==> flow/design.v <==
module full_adder(input a,b,cin,
                  output sum,co);
assign sum=a^b^cin;
assign co=((a&b)||(b&cin)||(cin&a));                 
endmodule
module half_adder(input a,
                  input b,
                  output sum,
                  output carry);
assign sum=a^b;
assign carry=a&b;
endmodule
module mux2_1(input a,b,sel,
              output y);
assign y=sel?b:a;
endmodule
module adder_4bit(input [3:0]a,b,
                  input cin,
                  output [3:0]sum,
                  output co);
wire s1,c1,s2,c2,s3,c3,s4,s11,s44,c4,c11,s22,c22,s33,c33,c44;
full_adder f1(a[0],b[0],1'b0,s1,c1);
full_adder f2(a[1],b[1],c1,s2,c2);
full_adder f3(a[2],b[2],c2,s3,c3);
full_adder f4(a[3],b[3],c3,s4,c4);
full_adder f5(a[0],b[0],1'b1,s11,c11);
full_adder f6(a[1],b[1],c11,s22,c22);
full_adder f7(a[2],b[2],c22,s33,c33);
full_adder f8(a[3],b[3],c33,s44,c44);
mux2_1 m1(s1,s11,cin,sum[0]);
mux2_1 m2(s2,s22,cin,sum[1]);
mux2_1 m3(s3,s33,cin,sum[2]);
mux2_1 m4(s4,s44,cin,sum[3]);
mux2_1 m5(c4,c44,cin,co);
endmodule
module adder_6bit(input [5:0]a,b,
                  input cin,
                  output [5:0]sum,
                  output co);
wire s1,s2,s3,s4,s5,s6,c1,c2,c3,c4,c5,c6;
wire s11,s22,s33,s44,s55,s66,c11,c22,c33,c44,c55,c66;
full_adder f1(a[0],b[0],1'b0,s1,c1);
full_adder f2(a[1],b[1],c1,s2,c2);
full_adder f3(a[2],b[2],c2,s3,c3);
full_adder f4(a[3],b[3],c3,s4,c4);
full_adder f5(a[4],b[4],c4,s5,c5);
full_adder f6(a[5],b[5],c5,s6,c6);
full_adder f7(a[0],b[0],1'b1,s11,c11);
full_adder f8(a[1],b[1],c11,s22,c22);
full_adder f9(a[2],b[2],c22,s33,c33);
full_adder f10(a[3],b[3],c33,s44,c44);
full_adder f11(a[4],b[4],c44,s55,c55);
full_adder f12(a[5],b[5],c55,s66,c66);
mux2_1 m1(s1,s11,cin,sum[0]);
mux2_1 m2(s2,s22,cin,sum[1]);
mux2_1 m3(s3,s33,cin,sum[2]);
mux2_1 m4(s4,s44,cin,sum[3]);
mux2_1 m5(s5,s55,cin,sum[4]);
mux2_1 m6(s6,s66,cin,sum[5]);
mux2_1 m7(c6,c66,cin,co);
endmodule
module adder_8bit(input [7:0] a,b,
                   input cin,
                   output [7:0] sum,
                   output co);
wire s1,s2,s3,s4,s5,s6,s7,s8,c1,c2,c3,c4,c5,c6,c7,c8;
wire s11,s22,s33,s44,s55,s66,s77,s88,c11,c22,c33,c44,c55,c66,c77,c88;
full_adder f10(a[0],b[0],1'b0,s1,c1);
full_adder f20(a[1],b[1],c1,s2,c2);
full_adder f30(a[2],b[2],c2,s3,c3);
full_adder f40(a[3],b[3],c3,s4,c4);
full_adder f50(a[4],b[4],c4,s5,c5);
full_adder f60(a[5],b[5],c5,s6,c6);
full_adder f70(a[6],b[6],c6,s7,c7);
full_adder f80(a[7],b[7],c7,s8,c8);
full_adder f11(a[0],b[0],1'b1,s11,c11);
full_adder f22(a[1],b[1],c11,s22,c22);
full_adder f33(a[2],b[2],c22,s33,c33);
full_adder f44(a[3],b[3],c33,s44,c44);
full_adder f55(a[4],b[4],c44,s55,c55);
full_adder f66(a[5],b[5],c55,s66,c66);
full_adder f77(a[6],b[6],c66,s77,c77);
full_adder f88(a[7],b[7],c77,s88,c88);
mux2_1 m1(s1,s11,cin,sum[0]);
mux2_1 m2(s2,s22,cin,sum[1]);
mux2_1 m3(s3,s33,cin,sum[2]);
mux2_1 m4(s4,s44,cin,sum[3]);
mux2_1 m5(s5,s55,cin,sum[4]);
mux2_1 m6(s6,s66,cin,sum[5]);
mux2_1 m7(s7,s77,cin,sum[6]);
mux2_1 m8(s8,s88,cin,sum[7]);
mux2_1 m9(c8,c88,cin,co);
endmodule
module adder_12bit(input [11:0] a,b,
                   input cin,
                   output [11:0] sum,
                   output co);
wire s1,s2,s3,s4,s5,s6,s7,s8,s9,s10,s11a,s12,c1,c2,c3,c4,c5,c6,c7,c8,c9,c10,c11a,c12;
wire s11,s22,s33,s44,s55,s66,s77,s88,s99,s1010,s1111,s1212;
wire c11,c22,c33,c44,c55,c66,c77,c88,c99,c1010,c1111,c1212;
full_adder f10(a[0],b[0],1'b0,s1,c1);
full_adder f20(a[1],b[1],c1,s2,c2);
full_adder f30(a[2],b[2],c2,s3,c3);
full_adder f40(a[3],b[3],c3,s4,c4);
full_adder f50(a[4],b[4],c4,s5,c5);
full_adder f60(a[5],b[5],c5,s6,c6);
full_adder f70(a[6],b[6],c6,s7,c7);
full_adder f80(a[7],b[7],c7,s8,c8);
full_adder f90(a[8],b[8],c8,s9,c9);
full_adder f100(a[9],b[9],c9,s10,c10);
full_adder f110(a[10],b[10],c10,s11a,c11a);
full_adder f120(a[11],b[11],c11a,s12,c12);
full_adder f11(a[0],b[0],1'b1,s11,c11);
full_adder f22(a[1],b[1],c11,s22,c22);
full_adder f33(a[2],b[2],c22,s33,c33);
full_adder f44(a[3],b[3],c33,s44,c44);
full_adder f55(a[4],b[4],c44,s55,c55);
full_adder f66(a[5],b[5],c55,s66,c66);
full_adder f77(a[6],b[6],c66,s77,c77);
full_adder f88(a[7],b[7],c77,s88,c88);
full_adder f99(a[8],b[8],c88,s99,c99);
full_adder f1010(a[9],b[9],c99,s1010,c1010);
full_adder f1111(a[10],b[10],c1010,s1111,c1111);
full_adder f1212(a[11],b[11],c1111,s1212,c1212);
mux2_1 m1(s1,s11,cin,sum[0]);
mux2_1 m2(s2,s22,cin,sum[1]);
mux2_1 m3(s3,s33,cin,sum[2]);
mux2_1 m4(s4,s44,cin,sum[3]);
mux2_1 m5(s5,s55,cin,sum[4]);
mux2_1 m6(s6,s66,cin,sum[5]);
mux2_1 m7(s7,s77,cin,sum[6]);
mux2_1 m8(s8,s88,cin,sum[7]);
mux2_1 m9(s9,s99,cin,sum[8]);
mux2_1 m10(s10,s1010,cin,sum[9]);
mux2_1 m11(s11a,s1111,cin,sum[10]);
mux2_1 m12(s12,s1212,cin,sum[11]);
mux2_1 m13(c12,c1212,cin,co);
endmodule
module adder_16bit(input [15:0] a,b,
                   input cin,
                   output [15:0] sum,
                   output co);
wire s1,s2,s3,s4,s5,s6,s7,s8,s9,s10,s11a,s12,s13,s14,s15,s16;
wire c1,c2,c3,c4,c5,c6,c7,c8,c9,c10,c11a,c12,c13,c14,c15,c16;
wire s11,s22,s33,s44,s55,s66,s77,s88,s99,s1010,s1111,s1212,s1313,s1414,s1515,s1616;
wire c11,c22,c33,c44,c55,c66,c77,c88,c99,c1010,c1111,c1212,c1313,c1414,c1515,c1616;
full_adder f10(a[0],b[0],1'b0,s1,c1);
full_adder f20(a[1],b[1],c1,s2,c2);
full_adder f30(a[2],b[2],c2,s3,c3);
full_adder f40(a[3],b[3],c3,s4,c4);
full_adder f50(a[4],b[4],c4,s5,c5);
full_adder f60(a[5],b[5],c5,s6,c6);
full_adder f70(a[6],b[6],c6,s7,c7);
full_adder f80(a[7],b[7],c7,s8,c8);
full_adder f90(a[8],b[8],c8,s9,c9);
full_adder f100(a[9],b[9],c9,s10,c10);
full_adder f110(a[10],b[10],c10,s11a,c11a);
full_adder f120(a[11],b[11],c11a,s12,c12);
full_adder f130(a[12],b[12],c12,s13,c13);
full_adder f140(a[13],b[13],c13,s14,c14);
full_adder f150(a[14],b[14],c14,s15,c15);
full_adder f160(a[15],b[15],c15,s16,c16);
full_adder f11(a[0],b[0],1'b1,s11,c11);
full_adder f22(a[1],b[1],c11,s22,c22);
full_adder f33(a[2],b[2],c22,s33,c33);
full_adder f44(a[3],b[3],c33,s44,c44);
full_adder f55(a[4],b[4],c44,s55,c55);
full_adder f66(a[5],b[5],c55,s66,c66);
full_adder f77(a[6],b[6],c66,s77,c77);
full_adder f88(a[7],b[7],c77,s88,c88);
full_adder f99(a[8],b[8],c88,s99,c99);
full_adder f1010(a[9],b[9],c99,s1010,c1010);
full_adder f1111(a[10],b[10],c1010,s1111,c1111);
full_adder f1212(a[11],b[11],c1111,s1212,c1212);
full_adder f1313(a[12],b[12],c1212,s1313,c1313);
full_adder f1414(a[13],b[13],c1313,s1414,c1414);
full_adder f1515(a[14],b[14],c1414,s1515,c1515);
full_adder f1616(a[15],b[15],c1515,s1616,c1616);
mux2_1 m1(s1,s11,cin,sum[0]);
mux2_1 m2(s2,s22,cin,sum[1]);
mux2_1 m3(s3,s33,cin,sum[2]);
mux2_1 m4(s4,s44,cin,sum[3]);
mux2_1 m5(s5,s55,cin,sum[4]);
mux2_1 m6(s6,s66,cin,sum[5]);
mux2_1 m7(s7,s77,cin,sum[6]);
mux2_1 m8(s8,s88,cin,sum[7]);
mux2_1 m9(s9,s99,cin,sum[8]);
mux2_1 m10(s10,s1010,cin,sum[9]);
mux2_1 m11(s11a,s1111,cin,sum[10]);
mux2_1 m12(s12,s1212,cin,sum[11]);
mux2_1 m13(s13,s1313,cin,sum[12]);
mux2_1 m14(s14,s1414,cin,sum[13]);
mux2_1 m15(s15,s1515,cin,sum[14]);
mux2_1 m16(s16,s1616,cin,sum[15]);
mux2_1 m17(c16,c1616,cin,co);
endmodule
module adder_24bit(input [23:0] a,b,
                   input cin,
                   output [23:0] sum,
                   output co);
wire s1,s2,s3,s4,s5,s6,s7,s8,s9,s10,s11a,s12;
wire s13,s14,s15,s16,s17,s18,s19,s20,s21,s222,s23,s24;
wire c1,c2,c3,c4,c5,c6,c7,c8,c9,c10,c11a,c12;
wire c13,c14,c15,c16,c17,c18,c19,c20,c21,c222,c23,c24;
wire s11,s22,s33,s44,s55,s66,s77,s88,s99,s1010,s1111,s1212;
wire s1313,s1414,s1515,s1616,s1717,s1818,s1919,s2020,s2121,s2222,s2323,s2424;
wire c11,c22,c33,c44,c55,c66,c77,c88,c99,c1010,c1111,c1212;
wire c1313,c1414,c1515,c1616,c1717,c1818,c1919,c2020,c2121,c2222,c2323,c2424;
full_adder f10(a[0],b[0],1'b0,s1,c1);
full_adder f20(a[1],b[1],c1,s2,c2);
full_adder f30(a[2],b[2],c2,s3,c3);
full_adder f40(a[3],b[3],c3,s4,c4);
full_adder f50(a[4],b[4],c4,s5,c5);
full_adder f60(a[5],b[5],c5,s6,c6);
full_adder f70(a[6],b[6],c6,s7,c7);
full_adder f80(a[7],b[7],c7,s8,c8);
full_adder f90(a[8],b[8],c8,s9,c9);
full_adder f100(a[9],b[9],c9,s10,c10);
full_adder f110(a[10],b[10],c10,s11a,c11a);
full_adder f120(a[11],b[11],c11a,s12,c12);
full_adder f130(a[12],b[12],c12,s13,c13);
full_adder f140(a[13],b[13],c13,s14,c14);
full_adder f150(a[14],b[14],c14,s15,c15);
full_adder f160(a[15],b[15],c15,s16,c16);
full_adder f170(a[16],b[16],c16,s17,c17);
full_adder f180(a[17],b[17],c17,s18,c18);
full_adder f190(a[18],b[18],c18,s19,c19);
full_adder f200(a[19],b[19],c19,s20,c20);
full_adder f210(a[20],b[20],c20,s21,c21);
full_adder f220(a[21],b[21],c21,s222,c222);
full_adder f230(a[22],b[22],c222,s23,c23);
full_adder f240(a[23],b[23],c23,s24,c24);
full_adder f11(a[0],b[0],1'b1,s11,c11);
full_adder f22(a[1],b[1],c11,s22,c22);
full_adder f33(a[2],b[2],c22,s33,c33);
full_adder f44(a[3],b[3],c33,s44,c44);
full_adder f55(a[4],b[4],c44,s55,c55);
full_adder f66(a[5],b[5],c55,s66,c66);
full_adder f77(a[6],b[6],c66,s77,c77);
full_adder f88(a[7],b[7],c77,s88,c88);
full_adder f99(a[8],b[8],c88,s99,c99);
full_adder f1010(a[9],b[9],c99,s1010,c1010);
full_adder f1111(a[10],b[10],c1010,s1111,c1111);
full_adder f1212(a[11],b[11],c1111,s1212,c1212);
full_adder f1313(a[12],b[12],c1212,s1313,c1313);
full_adder f1414(a[13],b[13],c1313,s1414,c1414);
full_adder f1515(a[14],b[14],c1414,s1515,c1515);
full_adder f1616(a[15],b[15],c1515,s1616,c1616);
full_adder f1717(a[16],b[16],c1616,s1717,c1717);
full_adder f1818(a[17],b[17],c1717,s1818,c1818);
full_adder f1919(a[18],b[18],c1818,s1919,c1919);
full_adder f2020(a[19],b[19],c1919,s2020,c2020);
full_adder f2121(a[20],b[20],c2020,s2121,c2121);
full_adder f2222(a[21],b[21],c2121,s2222,c2222);
full_adder f2323(a[22],b[22],c2222,s2323,c2323);
full_adder f2424(a[23],b[23],c2323,s2424,c2424);
mux2_1 m1(s1,s11,cin,sum[0]);
mux2_1 m2(s2,s22,cin,sum[1]);
mux2_1 m3(s3,s33,cin,sum[2]);
mux2_1 m4(s4,s44,cin,sum[3]);
mux2_1 m5(s5,s55,cin,sum[4]);
mux2_1 m6(s6,s66,cin,sum[5]);
mux2_1 m7(s7,s77,cin,sum[6]);
mux2_1 m8(s8,s88,cin,sum[7]);
mux2_1 m9(s9,s99,cin,sum[8]);
mux2_1 m10(s10,s1010,cin,sum[9]);
mux2_1 m11(s11a,s1111,cin,sum[10]);
mux2_1 m12(s12,s1212,cin,sum[11]);
mux2_1 m13(s13,s1313,cin,sum[12]);
mux2_1 m14(s14,s1414,cin,sum[13]);
mux2_1 m15(s15,s1515,cin,sum[14]);
mux2_1 m16(s16,s1616,cin,sum[15]);
mux2_1 m17(s17,s1717,cin,sum[16]);
mux2_1 m18(s18,s1818,cin,sum[17]);
mux2_1 m19(s19,s1919,cin,sum[18]);
mux2_1 m20(s20,s2020,cin,sum[19]);
mux2_1 m21(s21,s2121,cin,sum[20]);
mux2_1 m22(s222,s2222,cin,sum[21]);
mux2_1 m23(s23,s2323,cin,sum[22]);
mux2_1 m24(s24,s2424,cin,sum[23]);
mux2_1 m25(c24,c2424,cin,co);
endmodule
module mul_2x2(input clk,
               input [1:0]a,b,
               output [3:0]out);           
reg [1:0]clk_a,clk_b;
wire [3:0]temp;
always @(posedge clk)
 begin
  clk_a<=a;
  clk_b<=b;
 end
assign out[0]=clk_a[0]&clk_b[0];
assign temp[0]=clk_a[0]&clk_b[1];
assign temp[1]=clk_a[1]&clk_b[0];
assign temp[2]=clk_a[1]&clk_b[1];
half_adder h1(temp[0],temp[1],out[1],temp[3]);
half_adder h2(temp[3],temp[2],out[2],out[3]);
endmodule
module mul_4x4(input clk,
               input [3:0]a,
               input [3:0]b,
               output [7:0]c);
wire [3:0]q0,q1,q2,q3,q4;
wire [5:0]q5,q6;		
wire [3:0]temp1;
wire [5:0]temp2,temp3,temp4;
reg [3:0]clk_a,clk_b;
always @(posedge clk)
begin
 clk_a<=a;
 clk_b<=b;
end
mul_2x2 m1(clk,clk_a[1:0],clk_b[1:0],q0[3:0]);
mul_2x2 m2(clk,clk_a[3:2],clk_b[1:0],q1[3:0]);
mul_2x2 m3(clk,clk_a[1:0],clk_b[3:2],q2[3:0]);
mul_2x2 m4(clk,clk_a[3:2],clk_b[3:2],q3[3:0]);
assign temp1 ={2'b00,q0[3:2]};
adder_4bit a1(q1[3:0],temp1,1'b0,q4,);
assign temp2 ={2'b00,q2[3:0]};
assign temp3 ={q3[3:0],2'b00};
adder_6bit a2(temp2,temp3,1'b0,q5,);
assign temp4={2'b00,q4[3:0]};
adder_6bit a3(temp4,q5,1'b0,q6,);
assign c[1:0]=q0[1:0];
assign c[7:2]=q6[5:0];
endmodule
module mul_8x8(input clk,
               input [7:0] a,b,
               output [15:0]c);
wire [7:0]q0,q1,q2,q3,q4;
wire [11:0]q5,q6;	
wire [7:0]temp1;
wire [11:0]temp2,temp3,temp4;
reg [7:0]clk_a,clk_b;
always @(posedge clk)
begin
 clk_a<=a;
 clk_b<=b;
end
mul_4x4 mu1(clk,clk_a[3:0],clk_b[3:0],q0[7:0]);
mul_4x4 mu2(clk,clk_a[7:4],clk_b[3:0],q1[7:0]);
mul_4x4 mu3(clk,clk_a[3:0],clk_b[7:4],q2[7:0]);
mul_4x4 mu4(clk,clk_a[7:4],clk_b[7:4],q3[7:0]);
assign temp1 ={4'b0000,q0[7:4]};
adder_8bit a1(q1[7:0],temp1,1'b0,q4,);
assign temp2 ={4'b0000,q2[7:0]};
assign temp3 ={q3[7:0],4'b0000};
adder_12bit a2(temp2,temp3,1'b0,q5,);
assign temp4={4'b0000,q4[7:0]};
adder_12bit a3(temp4,q5,1'b0,q6,);
assign c[3:0]=q0[3:0];
assign c[15:4]=q6[11:0];
endmodule    
module mul_16x16(input clk,
		         input [15:0]a,
                 input [15:0]b,
                 output [31:0]c);
reg [15:0]clk_a,clk_b;
wire [15:0]q0,q1,q2,q3,q4;	
wire [15:0]temp1;
wire [23:0]temp2,temp3,temp4;
wire [23:0]q5,q6;
always @(posedge clk)
 begin
  clk_a<=a;
  clk_b<=b;
 end
mul_8x8 m1(clk,clk_a[7:0],clk_b[7:0],q0[15:0]);
mul_8x8 m2(clk,clk_a[15:8],clk_b[7:0],q1[15:0]);
mul_8x8 m3(clk,clk_a[7:0],clk_b[15:8],q2[15:0]);
mul_8x8 m4(clk,clk_a[15:8],clk_b[15:8],q3[15:0]);
assign temp1 ={8'b0,q0[15:8]};
adder_16bit a1(q1[15:0],temp1,1'b0,q4,);
assign temp2 ={8'b0,q2[15:0]};
assign temp3 ={q3[15:0],8'b0};
adder_24bit a2(temp2,temp3,1'b0,q5,);
assign temp4={8'b0,q4[15:0]};
adder_24bit a3(temp4,q5,1'b0,q6,);
assign c[7:0]=q0[7:0];
assign c[31:8]=q6[23:0];
endmodule
module accumulator(input clk,en,clr,
                   input [31:0]a,
                   output [39:0]c);
reg [39:0]acc;
always @(posedge clk)
 begin
  if (clr)
   acc <= 40'b0;
  else if (en)
  begin 
   acc <= acc + {8'b0,a};
  end
 end
assign c = acc;
endmodule
module mac_unit(input clk,en,clr,
                input [15:0]a,b,
                output [39:0]c);
wire [31:0]temp1;
mul_16x16 m1(clk,a,b,temp1);
accumulator a1(clk,en,clr,temp1,c);
endmodule
Hand-over note for mac_unit

**Tool chain data of mac_unit**

Each step is given for the RTL above and for the edited RTL.
Lines under "original" count in the file above, lines under "edited" in the edited file.
"change": "edited" minus "original" as printed here. "rel. change": 100 x difference / "original".
Operators: Yosys type, input widths -> output width; for muxes data width and select width s.
Cell names lack the library's common part.
A cell with - has no value.

- Design top: mac_unit
- Clock: clk
- Library: sky130hd
- Corner: tt_025C_1v80

**Diff**

Unified diff, file above to edited file.
The edited RTL no longer does the same as the RTL above: the edit was made by script, with no optimisation intended.

```diff
@@ -318,5 +318,7 @@
 assign temp1 ={2'b00,q0[3:2]};
 adder_4bit a1(q1[3:0],temp1,1'b0,q4,);
-assign temp2 ={2'b00,q2[3:0]};
+reg [5:0] temp2_reg;
+always @(posedge clk) temp2_reg <={2'b00,q2[3:0]};
+assign temp2 = temp2_reg;
 assign temp3 ={q3[3:0],2'b00};
 adder_6bit a2(temp2,temp3,1'b0,q5,);
```

**Word level**

Counts by Yosys on the flattened word-level netlist (proc, flatten, opt, wreduce; memories kept). Register bits leave out memories and registers merged into their read ports (data or address); mux counts leave out enables and synchronous resets folded into registers. Print and check cells are left out. Cells with the same type and inputs are merged into one.

Word-level totals:

| item | original | edited | change | rel. change (%) |
|---|---|---|---|---|
| register bits | 168 | 232 | +64 | +38.10 |
| bits of input ports | 35 | 35 | 0 | 0.00 |
| output and inout port bits | 40 | 40 | 0 | 0.00 |
| elaborated cells | 2070 | 2086 | +16 | +0.77 |

Operators by class:

| item | original | edited | change | rel. change (%) |
|---|---|---|---|---|
| $add $sub $neg | 1 | 1 | 0 | 0.00 |
| bitwise operators | 1716 | 1716 | 0 | 0.00 |
| reductions and logical operators | 322 | 322 | 0 | 0.00 |

Operators by type and width:

| cell | original | edited | change | rel. change (%) |
|---|---|---|---|---|
| $and 1x1->1 | 1035 | 1035 | 0 | 0.00 |
| $xor 1x1->1 | 681 | 681 | 0 | 0.00 |
| $logic_or 1x1->1 | 322 | 322 | 0 | 0.00 |
| $add 40x32->40 | 1 | 1 | 0 | 0.00 |

**Longest topological paths**

Depth = most cells in a row (Yosys ltp): at word level without a register or memory, in the mapped netlist without a sequential cell, where the memories' decode and read muxes count.

Logic depth:

| item | original | edited | change | rel. change (%) |
|---|---|---|---|---|
| depth in word-level cells | 83 | 83 | 0 | 0.00 |
| ABC_AREA | 0 | 0 | - | - |
| mapped depth | 58 | 56 | -2 | -3.45 |
| gate-level depth less buffers | 57 | 55 | -2 | -3.51 |

**Synthesis result**

Yosys stat after the flow's synthesis: flattened, memories mapped to cells. It holds for the ABC_AREA given above (unset counts as 0); a run with the other value may have another netlist.

Mapped netlist:

| item | original | edited | change | rel. change (%) |
|---|---|---|---|---|
| standard cells after synthesis | 1571 | 1672 | +101 | +6.43 |
| cell area after synthesis (µm²) | 15595.0 | 17177.7 | +1582.7 | +10.15 |
| sequential part of the area (µm²) | 3363.2 | 4644.5 | +1281.3 | +38.10 |
| flip-flop cells | 168 | 232 | +64 | +38.10 |
| buffers | 48 | 55 | +7 | +14.58 |

Cells by type:

| cell type | original | edited | change | rel. change (%) |
|---|---|---|---|---|
| dfxtp_1 | 168 | 232 | +64 | +38.10 |
| inv_1 | 313 | 337 | +24 | +7.67 |
| clkbuf_1 | 41 | 48 | +7 | +17.07 |
| nand3_1 | 13 | 6 | -7 | -53.85 |
| nand4_1 | 11 | 4 | -7 | -63.64 |
| a31oi_1 | 4 | 11 | +7 | +175.00 |
| a21oi_1 | 31 | 25 | -6 | -19.35 |
| nor2_1 | 51 | 55 | +4 | +7.84 |
| o21ai_0 | 9 | 13 | +4 | +44.44 |
| o21ai_1 | 5 | 1 | -4 | -80.00 |
| or2_2 | 0 | 4 | +4 | - |
| nor3_1 | 9 | 6 | -3 | -33.33 |
| a21oi_2 | 4 | 1 | -3 | -75.00 |
| nor2b_1 | 4 | 7 | +3 | +75.00 |
| mux2_1 | 0 | 3 | +3 | - |
| nand2_1 | 45 | 43 | -2 | -4.44 |
| a211oi_1 | 4 | 6 | +2 | +50.00 |
| nor4_1 | 3 | 1 | -2 | -66.67 |

The list need not be complete.
By module: a second synthesis without flattening, with its own total; a netlist apart from the flattened one above.

Unflattened totals:

| item | original | edited | change | rel. change (%) |
|---|---|---|---|---|
| cells (unflattened synthesis) | 2802 | 2866 | +64 | +2.28 |
| area total of the unflattened synthesis (µm²) | 42081.6 | 43362.8 | +1281.2 | +3.04 |

Each row is one instance without its submodules.

Modules, original:

| module | times used | cells | area (µm²) | sequential area (µm²) |
|---|---|---|---|---|
| full_adder | 896 | 1 | 20.0 | 0.0 |
| mux2_1 | 511 | 1 | 15.0 | 0.0 |
| mul_2x2 | 64 | 8 | 105.1 | 80.1 |
| accumulator | 1 | 384 | 3108.0 | 800.8 |
| mul_4x4 | 16 | 9 | 163.9 | 160.2 |
| half_adder | 128 | 1 | 12.5 | 0.0 |
| mul_8x8 | 4 | 17 | 324.1 | 320.3 |
| mul_16x16 | 1 | 33 | 644.4 | 640.6 |
| adder_6bit | 32 | 2 | 7.5 | 0.0 |
| adder_4bit | 16 | 2 | 7.5 | 0.0 |
| adder_12bit | 8 | 2 | 7.5 | 0.0 |
| adder_8bit | 4 | 2 | 7.5 | 0.0 |
| adder_24bit | 2 | 2 | 7.5 | 0.0 |
| adder_16bit | 1 | 2 | 7.5 | 0.0 |
| mac_unit | 1 | 0 | 0.0 | 0.0 |

Modules, edited:

| module | times used | cells | area (µm²) | sequential area (µm²) |
|---|---|---|---|---|
| full_adder | 896 | 1 | 20.0 | 0.0 |
| mux2_1 | 511 | 1 | 15.0 | 0.0 |
| mul_2x2 | 64 | 8 | 105.1 | 80.1 |
| mul_4x4 | 16 | 13 | 244.0 | 240.2 |
| accumulator | 1 | 384 | 3108.0 | 800.8 |
| half_adder | 128 | 1 | 12.5 | 0.0 |
| mul_8x8 | 4 | 17 | 324.1 | 320.3 |
| mul_16x16 | 1 | 33 | 644.4 | 640.6 |
| adder_6bit | 32 | 2 | 7.5 | 0.0 |
| adder_4bit | 16 | 2 | 7.5 | 0.0 |
| adder_12bit | 8 | 2 | 7.5 | 0.0 |
| adder_8bit | 4 | 2 | 7.5 | 0.0 |
| adder_24bit | 2 | 2 | 7.5 | 0.0 |
| adder_16bit | 1 | 2 | 7.5 | 0.0 |
| mac_unit | 1 | 0 | 0.0 | 0.0 |

**Path before layout**

Source: OpenSTA report_checks on the synthesized netlist (no wires, ideal clock, input and output delay 20% of the period each), path of least setup slack; recovery checks are left aside. Register names are those of the netlist, which keeps one name where synthesis merged equal registers.

Path after synthesis:

| item | original | edited | change | rel. change (%) |
|---|---|---|---|---|
| path type | reg2reg | reg2reg | - | - |
| start | register (name not given) | register (name not given) | - | - |
| end | register a1.acc[38] | register a1.acc[39] | - | - |
| period (ps) | 13500 | 13500 | 0 | 0.00 |
| setup time (ps) | 128 | 123 | -5 | - |
| time at the first pin (ps) | 0 | 0 | 0 | - |
| arrival time (ps) | 13569 | 13876 | +307 | +2.26 |
| data required time (ps) | 13372 | 13377 | +5 | +0.04 |
| slack (ps) | -196 | -499 | -303 | - |
| path delay (ps) | 13697 | 13999 | +302 | +2.20 |
| stages on the path | 53 | 54 | +1 | +1.89 |
| path buffers | 1 | 1 | 0 | 0.00 |
| period reached after synthesis (ps) | 13696 | 13999 | +303 | +2.21 |

"path delay" is the arrival time less input delay plus setup time.
"stages on the path" counts driving pins, that of a launching flip-flop among them; a cell with two outputs on the path counts twice.
"period reached after synthesis" = period - worst setup slack (recovery checks aside). The figure is calculated, with input and output delays left at 20% of the set period.
The rows between start and end are the longest chain of elaborated cells between them; the timing report does not say that the signal goes this way. Where chains are equally long, one stands for them.
A line is the first line of the expression or statement that the cell stems from. Yosys adds cells for indexed reads and writes and turns some case tables into memories.

Between the ends, after synthesis, original:
- Cell sequence: dfxtp_1 > clkbuf_1 > and2_1 > ha_1 > ha_1 > ha_1 > fa_1 > inv_1 > fa_1 > inv_1 > fa_1 > fa_1 > inv_1 > fa_1 > inv_1 > fa_1 > fa_1 > fa_1 > (+17 left out) > fa_1 > fa_1 > inv_1 > ha_1 > ha_1 > ha_1 > ha_1 > ha_1 > ha_1 > ha_1 > xnor2_1 > xnor2_1 > ha_1 > nand2_1 > a2111oi_0 > o41ai_2 > xor2_1 > nor2_1
- Length of the longest elaborated chain: 83
- Elaborated cells between the ends (all ways): 739
- RTL lines with such cells: 7
- Classes of those cells: add/sub (1); logic (588); reduce/logical (150)

Ends and longest elaborated chain, after synthesis, original:

| item | RTL line | text |
|---|---|---|
| $and 1x1->1 | 295 | `assign temp[1]=clk_a[1]&clk_b[0];` |
| $and 1x1->1 | 11 | `assign carry=a&b;` |
| $xor 1x1->1 | 10 | `assign sum=a^b;` |
| $and 1x1->1 x2 | 4 | `assign co=((a&b)\|\|(b&cin)\|\|(cin&a));` |
| $logic_or 1x1->1 x2 | 4 |  |
| $xor 1x1->1 | 3 | `assign sum=a^b^cin;` |
| $and 1x1->1 | 4 |  |
| (+59 left out) | - |  |
| $and 1x1->1 | 4 |  |
| $logic_or 1x1->1 x2 | 4 |  |
| $and 1x1->1 | 4 |  |
| $logic_or 1x1->1 x2 | 4 |  |
| $and 1x1->1 x7 | 4 |  |
| $xor 1x1->1 | 3 |  |
| $add 40x32->40 | 393 | `acc <= acc + {8'b0,a};` |
| end, assigned | 390 | `acc <= 40'b0;` |
| end, assigned | 393 |  |
| end, declared | 386 | `reg [39:0]acc;` |

Between the ends, after synthesis, edited:
- Cell sequence: dfxtp_1 > clkbuf_1 > and2_1 > ha_1 > ha_1 > ha_1 > fa_1 > inv_1 > fa_1 > inv_1 > fa_1 > fa_1 > inv_1 > fa_1 > inv_1 > fa_1 > fa_1 > fa_1 > (+18 left out) > fa_1 > inv_1 > ha_1 > ha_1 > ha_1 > ha_1 > ha_1 > ha_1 > ha_1 > xnor2_1 > xnor2_1 > xnor2_1 > ha_1 > a21oi_1 > inv_1 > and3_1 > a41oi_1 > mux2_1
- Length of the longest elaborated chain: 83
- Elaborated cells between the ends (all ways): 565
- RTL lines with such cells: 7
- Classes of those cells: add/sub (1); logic (448); reduce/logical (116)

Ends and longest elaborated chain, after synthesis, edited:

| item | RTL line | text |
|---|---|---|
| $and 1x1->1 | 294 | `assign temp[0]=clk_a[0]&clk_b[1];` |
| $and 1x1->1 | 11 | `assign carry=a&b;` |
| $xor 1x1->1 | 10 | `assign sum=a^b;` |
| $and 1x1->1 x2 | 4 | `assign co=((a&b)\|\|(b&cin)\|\|(cin&a));` |
| $logic_or 1x1->1 x2 | 4 |  |
| $xor 1x1->1 | 3 | `assign sum=a^b^cin;` |
| $and 1x1->1 | 4 |  |
| (+59 left out) | - |  |
| $and 1x1->1 | 4 |  |
| $logic_or 1x1->1 x2 | 4 |  |
| $and 1x1->1 | 4 |  |
| $logic_or 1x1->1 x2 | 4 |  |
| $and 1x1->1 x7 | 4 |  |
| $xor 1x1->1 | 3 |  |
| $add 40x32->40 | 395 | `acc <= acc + {8'b0,a};` |
| end, assigned | 392 | `acc <= 40'b0;` |
| end, assigned | 395 |  |
| end, declared | 388 | `reg [39:0]acc;` |

**Timing after layout**

From the final timing report of each run of set A: the path of least setup slack in the routed layout; clock arrival at registers is part of the times.
The report prints the path's times to 10 ps; the period is as set.

Path after layout:

| item | original | edited | change | rel. change (%) |
|---|---|---|---|---|
| path type | reg2reg | reg2reg | - | - |
| start | register (name not given) | register (name not given) | - | - |
| end | register a1.acc[38] | register a1.acc[37] | - | - |
| period (ps) | 13500 | 13500 | 0 | 0.00 |
| setup time (ps) | 120 | 110 | -10 | - |
| time at the first pin (ps) | 440 | 560 | +120 | +27.27 |
| arrival time (ps) | 13690 | 13770 | +80 | +0.58 |
| data required time (ps) | 13820 | 13960 | +140 | +1.01 |
| slack (ps) | 120 | 190 | +70 | - |
| stages on the path | 53 | 53 | 0 | 0.00 |
| path buffers | 1 | 1 | 0 | 0.00 |

The rows between start and end are the longest chain of elaborated cells between them; the timing report does not say that the signal goes this way. Where chains are equally long, one stands for them.

Between the ends, after layout, original:
- Cell sequence: dfxtp_2 > and2_4 > ha_4 > ha_4 > ha_4 > fa_2 > inv_1 > fa_1 > inv_2 > fa_2 > fa_1 > inv_1 > fa_1 > inv_2 > fa_2 > fa_2 > fa_2 > fa_2 > (+17 left out) > fa_2 > inv_2 > ha_4 > ha_4 > ha_4 > ha_4 > ha_4 > ha_4 > ha_4 > xnor2_2 > xnor2_1 > ha_1 > buf_4 > nand2_1 > a2111oi_4 > o41ai_2 > xor2_1 > nor2_1
- Length of the longest elaborated chain: 83
- Elaborated cells between the ends (all ways): 565
- RTL lines with such cells: 7
- Classes of those cells: add/sub (1); logic (448); reduce/logical (116)

Ends and longest elaborated chain, after layout, original:

| item | RTL line | text |
|---|---|---|
| $and 1x1->1 | 294 | `assign temp[0]=clk_a[0]&clk_b[1];` |
| $and 1x1->1 | 11 | `assign carry=a&b;` |
| $xor 1x1->1 | 10 | `assign sum=a^b;` |
| $and 1x1->1 x2 | 4 | `assign co=((a&b)\|\|(b&cin)\|\|(cin&a));` |
| $logic_or 1x1->1 x2 | 4 |  |
| $xor 1x1->1 | 3 | `assign sum=a^b^cin;` |
| $and 1x1->1 | 4 |  |
| (+59 left out) | - |  |
| $and 1x1->1 | 4 |  |
| $logic_or 1x1->1 x2 | 4 |  |
| $and 1x1->1 | 4 |  |
| $logic_or 1x1->1 x2 | 4 |  |
| $and 1x1->1 x7 | 4 |  |
| $xor 1x1->1 | 3 |  |
| $add 40x32->40 | 393 | `acc <= acc + {8'b0,a};` |
| end, assigned | 390 | `acc <= 40'b0;` |
| end, assigned | 393 |  |
| end, declared | 386 | `reg [39:0]acc;` |

Between the ends, after layout, edited:
- Cell sequence: dfxtp_2 > and2_4 > ha_4 > ha_4 > ha_4 > fa_2 > inv_2 > fa_1 > inv_2 > fa_2 > fa_1 > inv_1 > fa_1 > inv_1 > fa_2 > fa_2 > fa_2 > fa_2 > (+17 left out) > fa_2 > inv_2 > ha_4 > ha_4 > ha_4 > ha_4 > ha_4 > ha_4 > ha_4 > xnor2_2 > xnor2_1 > xnor2_1 > ha_1 > buf_4 > and3_4 > nor2b_1 > a21oi_2 > mux2_4
- Length of the longest elaborated chain: 83
- Elaborated cells between the ends (all ways): 565
- RTL lines with such cells: 7
- Classes of those cells: add/sub (1); logic (448); reduce/logical (116)

Ends and longest elaborated chain, after layout, edited:

| item | RTL line | text |
|---|---|---|
| $and 1x1->1 | 294 | `assign temp[0]=clk_a[0]&clk_b[1];` |
| $and 1x1->1 | 11 | `assign carry=a&b;` |
| $xor 1x1->1 | 10 | `assign sum=a^b;` |
| $and 1x1->1 x2 | 4 | `assign co=((a&b)\|\|(b&cin)\|\|(cin&a));` |
| $logic_or 1x1->1 x2 | 4 |  |
| $xor 1x1->1 | 3 | `assign sum=a^b^cin;` |
| $and 1x1->1 | 4 |  |
| (+59 left out) | - |  |
| $and 1x1->1 | 4 |  |
| $logic_or 1x1->1 x2 | 4 |  |
| $and 1x1->1 | 4 |  |
| $logic_or 1x1->1 x2 | 4 |  |
| $and 1x1->1 x7 | 4 |  |
| $xor 1x1->1 | 3 |  |
| $add 40x32->40 | 395 | `acc <= acc + {8'b0,a};` |
| end, assigned | 392 | `acc <= 40'b0;` |
| end, assigned | 395 |  |
| end, declared | 388 | `reg [39:0]acc;` |

**Layout results**

Both versions went through the flow (Yosys, OpenROAD) with the same settings in each pair. Constraints: input delay and output delay 20% of the set period each, output load 0.01 pF.

Flow settings, set A:
- period_ns: 13.5
- CAP_MARGIN: 20
- CORE_MARGIN: 2
- CORE_UTILIZATION: 40
- SLEW_MARGIN: 20

Measured results, set A:

| item | original | edited | change | rel. change (%) |
|---|---|---|---|---|
| area of the synthesized netlist (µm²) | 15595.0 | 17177.7 | +1582.7 | +10.15 |
| total die area (µm²) | 40582.1 | 44618.1 | +4036.0 | +9.95 |
| standard-cell area after layout (µm²) | 18054.8 | 20098.0 | +2043.2 | +11.32 |
| post-layout utilization (%) | 46.8 | 47.7 | +0.9 | - |
| worst setup slack after layout (ps) | 122 | 188 | +66 | - |
| total negative setup slack (ps) | 0 | 0 | 0 | - |
| worst hold slack after layout (ps) | 321 | 320 | -1 | - |
| clock period reached (ps) | 13378 | 13312 | -66 | -0.49 |

Flow settings, set B:
- ABC_AREA: 0
- CORE_UTILIZATION: 68
- GPL_TIMING_DRIVEN: 0
- HOLD_SLACK_MARGIN: 0.21
- MIN_ROUTING_LAYER: met1
- PLACE_DENSITY: 0.62
- SETUP_SLACK_MARGIN: 1.58
- SLEW_MARGIN: 5
- TNS_END_PERCENT: 80
- period_ns: 13.7
- CAP_MARGIN: 20
- CORE_MARGIN: 2

Measured results, set B:

| item | original | edited | change | rel. change (%) |
|---|---|---|---|---|
| area of the synthesized netlist (µm²) | 15595.0 | 17177.7 | +1582.7 | +10.15 |
| total die area (µm²) | 24161.6 | 26549.4 | +2387.8 | +9.88 |
| standard-cell area after layout (µm²) | 18069.8 | 20053.0 | +1983.2 | +10.98 |
| post-layout utilization (%) | 80.1 | 80.3 | +0.2 | - |
| worst setup slack after layout (ps) | 377 | 156 | -221 | - |
| total negative setup slack (ps) | 0 | 0 | 0 | - |
| worst hold slack after layout (ps) | 319 | 320 | +1 | - |
| clock period reached (ps) | 13323 | 13544 | +221 | +1.66 |

"clock period reached" is the run's clock period less its worst setup slack. It is reckoned from that one timing run; input and output delays stay at 20% of the period that was set.

End of note.
